==> flow/design.v <==
module storage(input pclk,input we,input pwrite,input [31:0]paddr,input [31:0]pwdata,input [3:0]pstrb,output reg [31:0]prdata);
  reg [31:0]memory[0:31];
  always @(posedge pclk) begin
    if(we) begin
      		if(pstrb==4'b0) begin
            	memory[paddr[4:0]]<=pwdata;
            end
            else begin
              if (pstrb[0]) memory[paddr[4:0]][7:0]   <= pwdata[7:0];
            	if (pstrb[1]) memory[paddr[4:0]][15:8]  <= pwdata[15:8];
           		if (pstrb[2]) memory[paddr[4:0]][23:16] <= pwdata[23:16];
            	if (pstrb[3]) memory[paddr[4:0]][31:24] <= pwdata[31:24];
            end
    end
  end
  always @(*) begin
    if(pwrite) prdata=32'b0;
    else prdata=memory[paddr[4:0]];
  end
endmodule
module apb_slave( 
    input pclk,
    input psel,
    input penable,
    input preset, 
    input [31:0]paddr,
    input pwrite,
    input [2:0]pprot,
    input [31:0]pwdata,
    input [3:0]pstrb,
    output reg [31:0]prdata,
    output reg pslverr,
    output reg pready
  );
   reg ready;
   wire [31:0]rdata;
   storage m1(pclk,psel & penable & pwrite,pwrite,paddr,pwdata,pstrb,rdata);
   always @(*) begin
     ready=1'b0;
     if(psel & penable & pwrite) begin
            ready=~pready;
          end
     else if(psel & penable & ~pwrite) begin
            ready=~pready;
          end
     else if( ~penable) begin
            ready=1'b0;
          end
     pslverr=1'b0;
   end
   always @(posedge pclk)begin
     pready<=ready;
     prdata<=rdata;
   end   
 endmodule
module apb_master(
  input pclk, 
  input preset,
  input [31:0]paddr,
  input pwrite,
  input [2:0]pprot,
  input [31:0]pwdata,
  input [3:0]pstrb,
  output  reg[31:0]prdata,
  output pslverr,
  output reg penable,
  output reg [3:0]psel,
  output reg pready
);
  wire [31:0] prdata0,prdata1,prdata2,prdata3;
  wire pslverr0,pslverr1,pslverr2,pslverr3;
  wire pready0,pready1,pready2,pready3;
  apb_slave slave0 (pclk,psel[0],penable,preset,paddr,pwrite,pprot,pwdata,pstrb,prdata0,pslverr0,pready0);
  apb_slave slave1 (pclk,psel[1],penable,preset,paddr,pwrite,pprot,pwdata,pstrb,prdata1,pslverr1,pready1);
  apb_slave slave2 (pclk,psel[2],penable,preset,paddr,pwrite,pprot,pwdata,pstrb,prdata2,pslverr2,pready2);
  apb_slave slave3 (pclk,psel[3],penable,preset,paddr,pwrite,pprot,pwdata,pstrb,prdata3,pslverr3,pready3); 
  assign pslverr=pslverr0|pslverr1|pslverr2|pslverr3;
  reg [1:0]state,nextstate;
  parameter idle=2'b0,setup=2'd1,access=2'd2;
  always@(posedge pclk)begin
      if(~preset) state<=idle;
      else state<=nextstate;
  end
  always @(*) begin
    nextstate=idle;
    penable=1'b0;
    case (state)
      idle : begin
        penable=1'b0;
        if(|paddr) nextstate=setup;
        else nextstate=idle;
      end
      setup : begin
        penable=1'b0;
        if(|paddr) nextstate=access;
        else nextstate=idle;
      end
      access:  begin
        penable=1'b1;
        if ( (paddr!=4'b0) && (pready==1'b1)) nextstate=setup;
        else if( (paddr==4'b0) && (pready==1'b1)) nextstate=idle;
        else nextstate=access;
      end
       default nextstate=idle;
    endcase
    case (paddr[31:30])
        2'b00 : begin
                psel=4'b0001;
                prdata=prdata0;
                end
        2'b01 : begin
                psel=4'b0010;
                prdata=prdata1;
                end
        2'b10 : begin
                psel=4'b0100;
                prdata=prdata2;
                end
        2'b11 : begin
                psel=4'b1000;
                prdata=prdata3;
                end
    endcase
    pready=pready0|pready1|pready2|pready3;
  end
endmodule
Subject: tool reports on apb_master

Hi,

Reports on apb_master
Module apb_master before and after one edit of its RTL, step after step.
Lines under "orig" count in the file above, lines under "edited" in the edited file.
"delta": "edited" minus "orig" as printed here.
Library cell names are shortened.
{"block": "design", "top": "apb_master", "clk_port": "pclk", "lib": "sky130hd", "pvt_corner": "tt_025C_1v80"}

Edit of the RTL
Unified diff, file above to edited file.
The edit is scripted: it alters the design's behaviour and was not made to optimise anything.
begin of diff
@@ -72,5 +72,7 @@
   wire pready0,pready1,pready2,pready3;
   apb_slave slave0 (pclk,psel[0],penable,preset,paddr,pwrite,pprot,pwdata,pstrb,prdata0,pslverr0,pready0);
-  apb_slave slave1 (pclk,psel[1],penable,preset,paddr,pwrite,pprot,pwdata,pstrb,prdata1,pslverr1,pready1);
+  assign prdata1 = paddr;
+  assign pslverr1 = penable;
+  assign pready1 = penable;
   apb_slave slave2 (pclk,psel[2],penable,preset,paddr,pwrite,pprot,pwdata,pstrb,prdata2,pslverr2,pready2);
   apb_slave slave3 (pclk,psel[3],penable,preset,paddr,pwrite,pprot,pwdata,pstrb,prdata3,pslverr3,pready3); 
end of diff

After elaboration
Counts by Yosys on the flattened word-level netlist (proc, flatten, opt, wreduce; memories kept). Register bits leave out memories and registers merged into their read ports (data or address). Print and check cells are left out.
Yosys's memory passes give these memory sizes; they may raise the number of words (mostly to a power of two), join words into wider ones and drop unused or constant bits.
{"block": "bits", "element": "ram_bits", "orig": 4096, "edited": 3072, "delta": -1024}
{"block": "bits", "element": "clocked_rd_ports_x_width", "orig": 128, "edited": 96, "delta": -32}
{"block": "bits", "element": "elab_cells", "orig": 148, "edited": 122, "delta": -26}
{"block": "bits", "element": "regBits", "orig": 6, "edited": 5, "delta": -1}
{"block": "bits", "element": "n_memories", "orig": 4, "edited": 3, "delta": -1}
{"block": "bits", "element": "output_inout_bits", "orig": 39, "edited": 39, "delta": 0}
{"block": "op_classes", "element": "equal", "orig": 5, "edited": 5, "delta": 0}
{"block": "op_classes", "element": "n_logic", "orig": 36, "edited": 28, "delta": -8}
{"block": "op_classes", "element": "n_mux", "orig": 90, "edited": 74, "delta": -16}
{"block": "op_classes", "element": "reduce_and_logical", "orig": 8, "edited": 8, "delta": 0}
{"block": "memory_table", "element": "mem_shapes", "orig": "slave0.m1.memory 32 x 32 bit 1R1W; slave1.m1.memory 32 x 32 bit 1R1W; slave2.m1.memory 32 x 32 bit 1R1W; slave3.m1.memory 32 x 32 bit 1R1W", "edited": "slave0.m1.memory 32 x 32 bit 1R1W; slave2.m1.memory 32 x 32 bit 1R1W; slave3.m1.memory 32 x 32 bit 1R1W"}
{"block": "op_table", "cell": "2-to-1 mux 1 bit", "orig": 39, "edited": 32, "delta": -7}
{"block": "op_table", "cell": "2-to-1 mux 32 bit", "orig": 29, "edited": 24, "delta": -5}
{"block": "op_table", "cell": "OR 1 bit", "orig": 19, "edited": 15, "delta": -4}
{"block": "op_table", "cell": "2-to-1 mux 8 bit", "orig": 16, "edited": 12, "delta": -4}
{"block": "op_table", "cell": "bitwise AND 1 bit", "orig": 12, "edited": 9, "delta": -3}
{"block": "op_table", "cell": "NOT 1 bit", "orig": 5, "edited": 4, "delta": -1}
{"block": "op_table", "cell": "equality test 2 bit with constant B", "orig": 3, "edited": 3, "delta": 0}
{"block": "op_table", "cell": "2-to-1 mux 2 bit", "orig": 3, "edited": 3, "delta": 0}
{"block": "op_table", "cell": "equality test 2 x 1 -> 1 bit with constant B", "orig": 2, "edited": 2, "delta": 0}
{"block": "op_table", "cell": "logical AND 1 bit", "orig": 2, "edited": 2, "delta": 0}
{"block": "op_table", "cell": "logical NOT 2 bit", "orig": 2, "edited": 2, "delta": 0}
{"block": "op_table", "cell": "logical NOT 32 bit", "orig": 1, "edited": 1, "delta": 0}
{"block": "op_table", "cell": "logical NOT 4 bit", "orig": 1, "edited": 1, "delta": 0}
{"block": "op_table", "cell": "parallel mux 2 bit (select 3 bit)", "orig": 1, "edited": 1, "delta": 0}
{"block": "op_table", "cell": "parallel mux 32 bit (select 4 bit)", "orig": 1, "edited": 1, "delta": 0}
{"block": "op_table", "cell": "parallel mux 4 bit (select 4 bit)", "orig": 1, "edited": 1, "delta": 0}
{"block": "op_table", "cell": "nonzero test 32 bit", "orig": 1, "edited": 1, "delta": 0}
{"block": "op_table", "cell": "OR reduction 32 bit", "orig": 1, "edited": 1, "delta": 0}

Longest topological paths
Depth = most cells in a row (Yosys ltp): at word level without a register or memory, in the mapped netlist without a sequential cell, where the memories' decode and read muxes count.
{"block": "depth", "element": "ltp_word", "orig": 7, "edited": 9, "delta": 2}
{"block": "depth", "element": "ABC_AREA", "orig": "0", "edited": "0"}
{"block": "depth", "element": "depth_mapped", "orig": 8, "edited": 8, "delta": 0}
{"block": "depth", "element": "ltp_nobuf", "orig": 4, "edited": 4, "delta": 0}

After synthesis
Yosys stat after the flow's synthesis: flattened, memories mapped to cells. It holds for the ABC_AREA given above (unset counts as 0); a run with the other value may have another netlist.
{"block": "mapped", "element": "stdcells", "orig": 8918, "edited": 6736, "delta": -2182}
{"block": "mapped", "element": "buf_cells", "orig": 571, "edited": 445, "delta": -126}
{"block": "mapped", "element": "yosys_area_mm2", "orig": 0.1606403, "edited": 0.1210098, "delta": -0.0396305}
{"block": "mapped", "element": "sequential_area_mm2", "orig": 0.1257006, "edited": 0.0942904, "delta": -0.0314102}
{"block": "mapped", "element": "flip_flops", "orig": 4231, "edited": 3174, "delta": -1057}
{"block": "by_type", "type": "edfxtp_1", "orig": 4096, "edited": 3072, "delta": -1024}
{"block": "by_type", "type": "mux2i_1", "orig": 2048, "edited": 1537, "delta": -511}
{"block": "by_type", "type": "o22ai_1", "orig": 1025, "edited": 768, "delta": -257}
{"block": "by_type", "type": "nor2_1", "orig": 516, "edited": 389, "delta": -127}
{"block": "by_type", "type": "buf_2", "orig": 245, "edited": 166, "delta": -79}
{"block": "by_type", "type": "nor4_1", "orig": 262, "edited": 198, "delta": -64}
{"block": "by_type", "type": "buf_1", "orig": 66, "edited": 14, "delta": -52}
{"block": "by_type", "type": "dfxtp_1", "orig": 135, "edited": 102, "delta": -33}
{"block": "by_type", "type": "a21oi_1", "orig": 129, "edited": 97, "delta": -32}
{"block": "by_type", "type": "buf_6", "orig": 1, "edited": 23, "delta": 22}
{"block": "by_type", "type": "clkbuf_1", "orig": 252, "edited": 232, "delta": -20}
{"block": "by_type", "type": "nand3_1", "orig": 14, "edited": 5, "delta": -9}
{"block": "by_type", "type": "nor2b_1", "orig": 9, "edited": 4, "delta": -5}
{"block": "by_type", "type": "nand2_1", "orig": 39, "edited": 43, "delta": 4}
{"block": "by_type", "type": "buf_4", "orig": 7, "edited": 10, "delta": 3}
{"block": "by_type", "type": "mux4_2", "orig": 32, "edited": 30, "delta": -2}
{"block": "by_type", "type": "nor3_1", "orig": 3, "edited": 4, "delta": 1}
{"block": "by_type", "type": "and2_1", "orig": 2, "edited": 1, "delta": -1}
Not every row of either side is listed.
By module: a second synthesis without flattening, with its own total; a netlist apart from the flattened one above.
{"block": "hier_totals", "element": "hier_cells", "orig": 9127, "edited": 6861, "delta": -2266}
{"block": "hier_totals", "element": "area_unflattened_mm2", "orig": 0.1622444, "edited": 0.1219282, "delta": -0.0403162}
Each row is one instance without its submodules.
{"block": "modules_orig", "mod": "storage", "cells": 2228, "mod_area_mm2": 0.0396293, "mod_seq_area_mm2": 0.0307495, "n_inst": 4}
{"block": "modules_orig", "mod": "apb_slave", "cells": 37, "mod_area_mm2": 0.0006869, "mod_seq_area_mm2": 0.0006606, "n_inst": 4}
{"block": "modules_orig", "mod": "apb_master", "cells": 67, "mod_area_mm2": 0.0009797, "mod_seq_area_mm2": 0.0000601, "n_inst": 1}
{"block": "modules_edited", "mod": "storage", "cells": 2228, "mod_area_mm2": 0.0396293, "mod_seq_area_mm2": 0.0307495, "n_inst": 3}
{"block": "modules_edited", "mod": "apb_slave", "cells": 37, "mod_area_mm2": 0.0006869, "mod_seq_area_mm2": 0.0006606, "n_inst": 3}
{"block": "modules_edited", "mod": "apb_master", "cells": 66, "mod_area_mm2": 0.0009797, "mod_seq_area_mm2": 0.0000601, "n_inst": 1}

Timing after synthesis
Path of least setup slack by OpenSTA after synthesis, without wires, with an ideal clock, recovery checks aside; 20% of the period is set as input and as output delay. Where synthesis merged equal registers, the netlist keeps one of their names.
{"block": "synth_path", "element": "kind", "orig": "input port to output port", "edited": "input port to output port"}
{"block": "synth_path", "element": "start", "orig": "input paddr[30]", "edited": "input paddr[0]"}
{"block": "synth_path", "element": "end", "orig": "output prdata[10]", "edited": "output prdata[0]"}
{"block": "synth_path", "element": "launch_ns", "orig": 1.600, "edited": 1.600, "delta": 0.000}
{"block": "synth_path", "element": "driving_pins", "orig": 3, "edited": 5, "delta": 2}
{"block": "synth_path", "element": "arrival_time_ns", "orig": 2.875, "edited": 2.730, "delta": -0.145}
{"block": "synth_path", "element": "path_delay_ns", "orig": 1.275, "edited": 1.130, "delta": -0.145}
{"block": "synth_path", "element": "period_ns", "orig": 8.0, "edited": 8.0, "delta": 0.0}
{"block": "synth_path", "element": "out_delay_ns", "orig": 1.600, "edited": 1.600, "delta": 0.000}
{"block": "synth_path", "element": "input_delay_ns", "orig": 1.600, "edited": 1.600, "delta": 0.000}
{"block": "synth_path", "element": "path_slack_ns", "orig": 3.525, "edited": 3.670, "delta": 0.145}
{"block": "synth_path", "element": "synth_period_reached_ns", "orig": 4.475, "edited": 4.33, "delta": -0.145}
"path_delay_ns" is the arrival time less input delay plus setup time.
A path that ends at an output port has no setup time.
"driving_pins": output pins that drive a net of the path, with the launching flip-flop's if there is one; two outputs of one cell count as two.
"synth_period_reached_ns" = period - worst setup slack (recovery checks aside). The figure is calculated, with input and output delays left at 20% of the set period.
Between the ends stands the longest chain of elaborated cells between them, by number of cells; it is not shown to be the way that was timed. Of several equally long chains one is given.
A line is the first line of the expression or statement that the cell stems from. Yosys adds cells for indexed reads and writes and turns some case tables into memories.
{"block": "synth_between_orig", "cell_sequence": "clkbuf_1 > buf_2 > mux4_2", "elab_chain_cells": 2, "cells_between": 5, "lines_between": 1, "cone_classes": "eq/ne (3); mux (1); reduce/logical (1)"}
{"block": "synth_lines_orig", "element": "from (decl)", "line": 59, "text": "input [31:0]paddr,"}
{"block": "synth_lines_orig", "element": "equality test 2 bit", "line": 106, "text": "case (paddr[31:30])"}
{"block": "synth_lines_orig", "element": "parallel mux 32 bit (select 4 bit)", "line": 106}
{"block": "synth_lines_orig", "element": "to (decl)", "line": 64, "text": "output  reg[31:0]prdata,"}
{"block": "synth_between_edited", "cell_sequence": "buf_2 > buf_2 > buf_2 > buf_2 > mux4_2", "elab_chain_cells": 1, "cells_between": 1, "lines_between": 1, "cone_classes": "mux (1)"}
{"block": "synth_lines_edited", "element": "from (decl)", "line": 59, "text": "input [31:0]paddr,"}
{"block": "synth_lines_edited", "element": "parallel mux 32 bit (select 4 bit)", "line": 108, "text": "case (paddr[31:30])"}
{"block": "synth_lines_edited", "element": "to (decl)", "line": 64, "text": "output  reg[31:0]prdata,"}

Timing after layout
Path of least setup slack in the final report of the runs of set A (OpenROAD, finished layout, wires in). Where an end is a register, its clock arrival counts in the times.
{"block": "layout_path", "element": "kind", "orig": "input port to output port", "edited": "input port to output port"}
{"block": "layout_path", "element": "start", "orig": "input paddr[30]", "edited": "input paddr[31]"}
{"block": "layout_path", "element": "end", "orig": "output prdata[18]", "edited": "output psel[3]"}
{"block": "layout_path", "element": "launch_ns", "orig": 1.11, "edited": 1.11, "delta": 0.00}
{"block": "layout_path", "element": "out_delay_ns", "orig": 1.11, "edited": 1.11, "delta": 0.00}
{"block": "layout_path", "element": "path_slack_ns", "orig": 1.04, "edited": 1.07, "delta": 0.03}
{"block": "layout_path", "element": "driving_pins", "orig": 3, "edited": 5, "delta": 2}
{"block": "layout_path", "element": "input_delay_ns", "orig": 1.11, "edited": 1.11, "delta": 0.00}
{"block": "layout_path", "element": "arrival_time_ns", "orig": 3.41, "edited": 3.37, "delta": -0.04}
{"block": "layout_path", "element": "period_ns", "orig": 5.56, "edited": 5.56, "delta": 0.00}
Between the ends stands the longest chain of elaborated cells between them, by number of cells; it is not shown to be the way that was timed. Of several equally long chains one is given.
{"block": "layout_between_orig", "cell_sequence": "buf_4 > mux4_2 > clkdlybuf4s50_1", "elab_chain_cells": 2, "cells_between": 5, "lines_between": 1, "cone_classes": "eq/ne (3); mux (1); reduce/logical (1)"}
{"block": "layout_lines_orig", "element": "from (decl)", "line": 59, "text": "input [31:0]paddr,"}
{"block": "layout_lines_orig", "element": "equality test 2 bit", "line": 106, "text": "case (paddr[31:30])"}
{"block": "layout_lines_orig", "element": "parallel mux 32 bit (select 4 bit)", "line": 106}
{"block": "layout_lines_orig", "element": "to (decl)", "line": 64, "text": "output  reg[31:0]prdata,"}
{"block": "layout_between_edited", "cell_sequence": "buf_2 > buf_4 > nand2_1 > inv_1 > clkdlybuf4s50_1", "elab_chain_cells": 2, "cells_between": 5, "lines_between": 1, "cone_classes": "eq/ne (3); mux (1); reduce/logical (1)"}
{"block": "layout_lines_edited", "element": "from (decl)", "line": 59, "text": "input [31:0]paddr,"}
{"block": "layout_lines_edited", "element": "equality test 2 bit", "line": 108, "text": "case (paddr[31:30])"}
{"block": "layout_lines_edited", "element": "parallel mux 4 bit (select 4 bit)", "line": 108}
{"block": "layout_lines_edited", "element": "to (decl)", "line": 67, "text": "output reg [3:0]psel,"}

Measured runs
Both versions went through the flow (Yosys, OpenROAD) with the same settings in each pair. Constraints: input delay and output delay 20% of the set period each, output load 0.01 pF.
{"block": "flow_settings_set_A", "CORE_UTILIZATION": 45, "PLACE_DENSITY": 0.6, "period_ns": 5.56, "CAP_MARGIN": 20, "CORE_MARGIN": 2, "SLEW_MARGIN": 20}
{"block": "results_set_A", "element": "setup_ws_ns", "orig": 1.039, "edited": 1.074, "delta": 0.035}
{"block": "results_set_A", "element": "post_synth_area_mm2", "orig": 0.1606403, "edited": 0.1210098, "delta": -0.0396305}
{"block": "results_set_A", "element": "power.total_mw", "orig": 65.750, "edited": 49.817, "delta": -15.933}
{"block": "results_set_A", "element": "worst_hold_slack_ns", "orig": 0.428, "edited": 0.413, "delta": -0.015}
{"block": "results_set_A", "element": "fin_util_pct", "orig": 51.1, "edited": 51.2, "delta": 0.1}
{"block": "results_set_A", "element": "design_die_area_mm2", "orig": 0.361772, "edited": 0.273074, "delta": -0.088698}
{"block": "results_set_A", "element": "achieved_clock_period_ns", "orig": 4.521, "edited": 4.486, "delta": -0.035}
{"block": "results_set_A", "element": "final_setup_tns_ns", "orig": 0.000, "edited": 0.000, "delta": 0.000}
{"block": "flow_settings_set_B", "ABC_AREA": 1, "CAP_MARGIN": 15, "CORE_ASPECT_RATIO": 0.64, "CORE_UTILIZATION": 37, "HOLD_SLACK_MARGIN": -0.05, "MAX_ROUTING_LAYER": "met4", "MIN_ROUTING_LAYER": "met1", "PLACE_DENSITY": 0.36, "SLEW_MARGIN": 10, "period_ns": 6.3, "CORE_MARGIN": 2}
{"block": "results_set_B", "element": "setup_ws_ns", "orig": 0.946, "edited": 0.534, "delta": -0.412}
{"block": "results_set_B", "element": "post_synth_area_mm2", "orig": 0.1738505, "edited": 0.1322118, "delta": -0.0416387}
{"block": "results_set_B", "element": "power.total_mw", "orig": 60.397, "edited": 45.741, "delta": -14.656}
{"block": "results_set_B", "element": "worst_hold_slack_ns", "orig": 0.418, "edited": 0.415, "delta": -0.003}
{"block": "results_set_B", "element": "fin_util_pct", "orig": 42.0, "edited": 41.5, "delta": -0.5}
{"block": "results_set_B", "element": "design_die_area_mm2", "orig": 0.475504, "edited": 0.362245, "delta": -0.113259}
{"block": "results_set_B", "element": "achieved_clock_period_ns", "orig": 5.354, "edited": 5.766, "delta": 0.412}
{"block": "results_set_B", "element": "final_setup_tns_ns", "orig": 0.000, "edited": 0.000, "delta": 0.000}
"achieved_clock_period_ns" = clock period - worst setup slack. The figure is calculated, with input and output delays left at 20% of the set period.
"power.total_mw" is the tool's figure for a default switching activity; nothing was simulated.

Regards
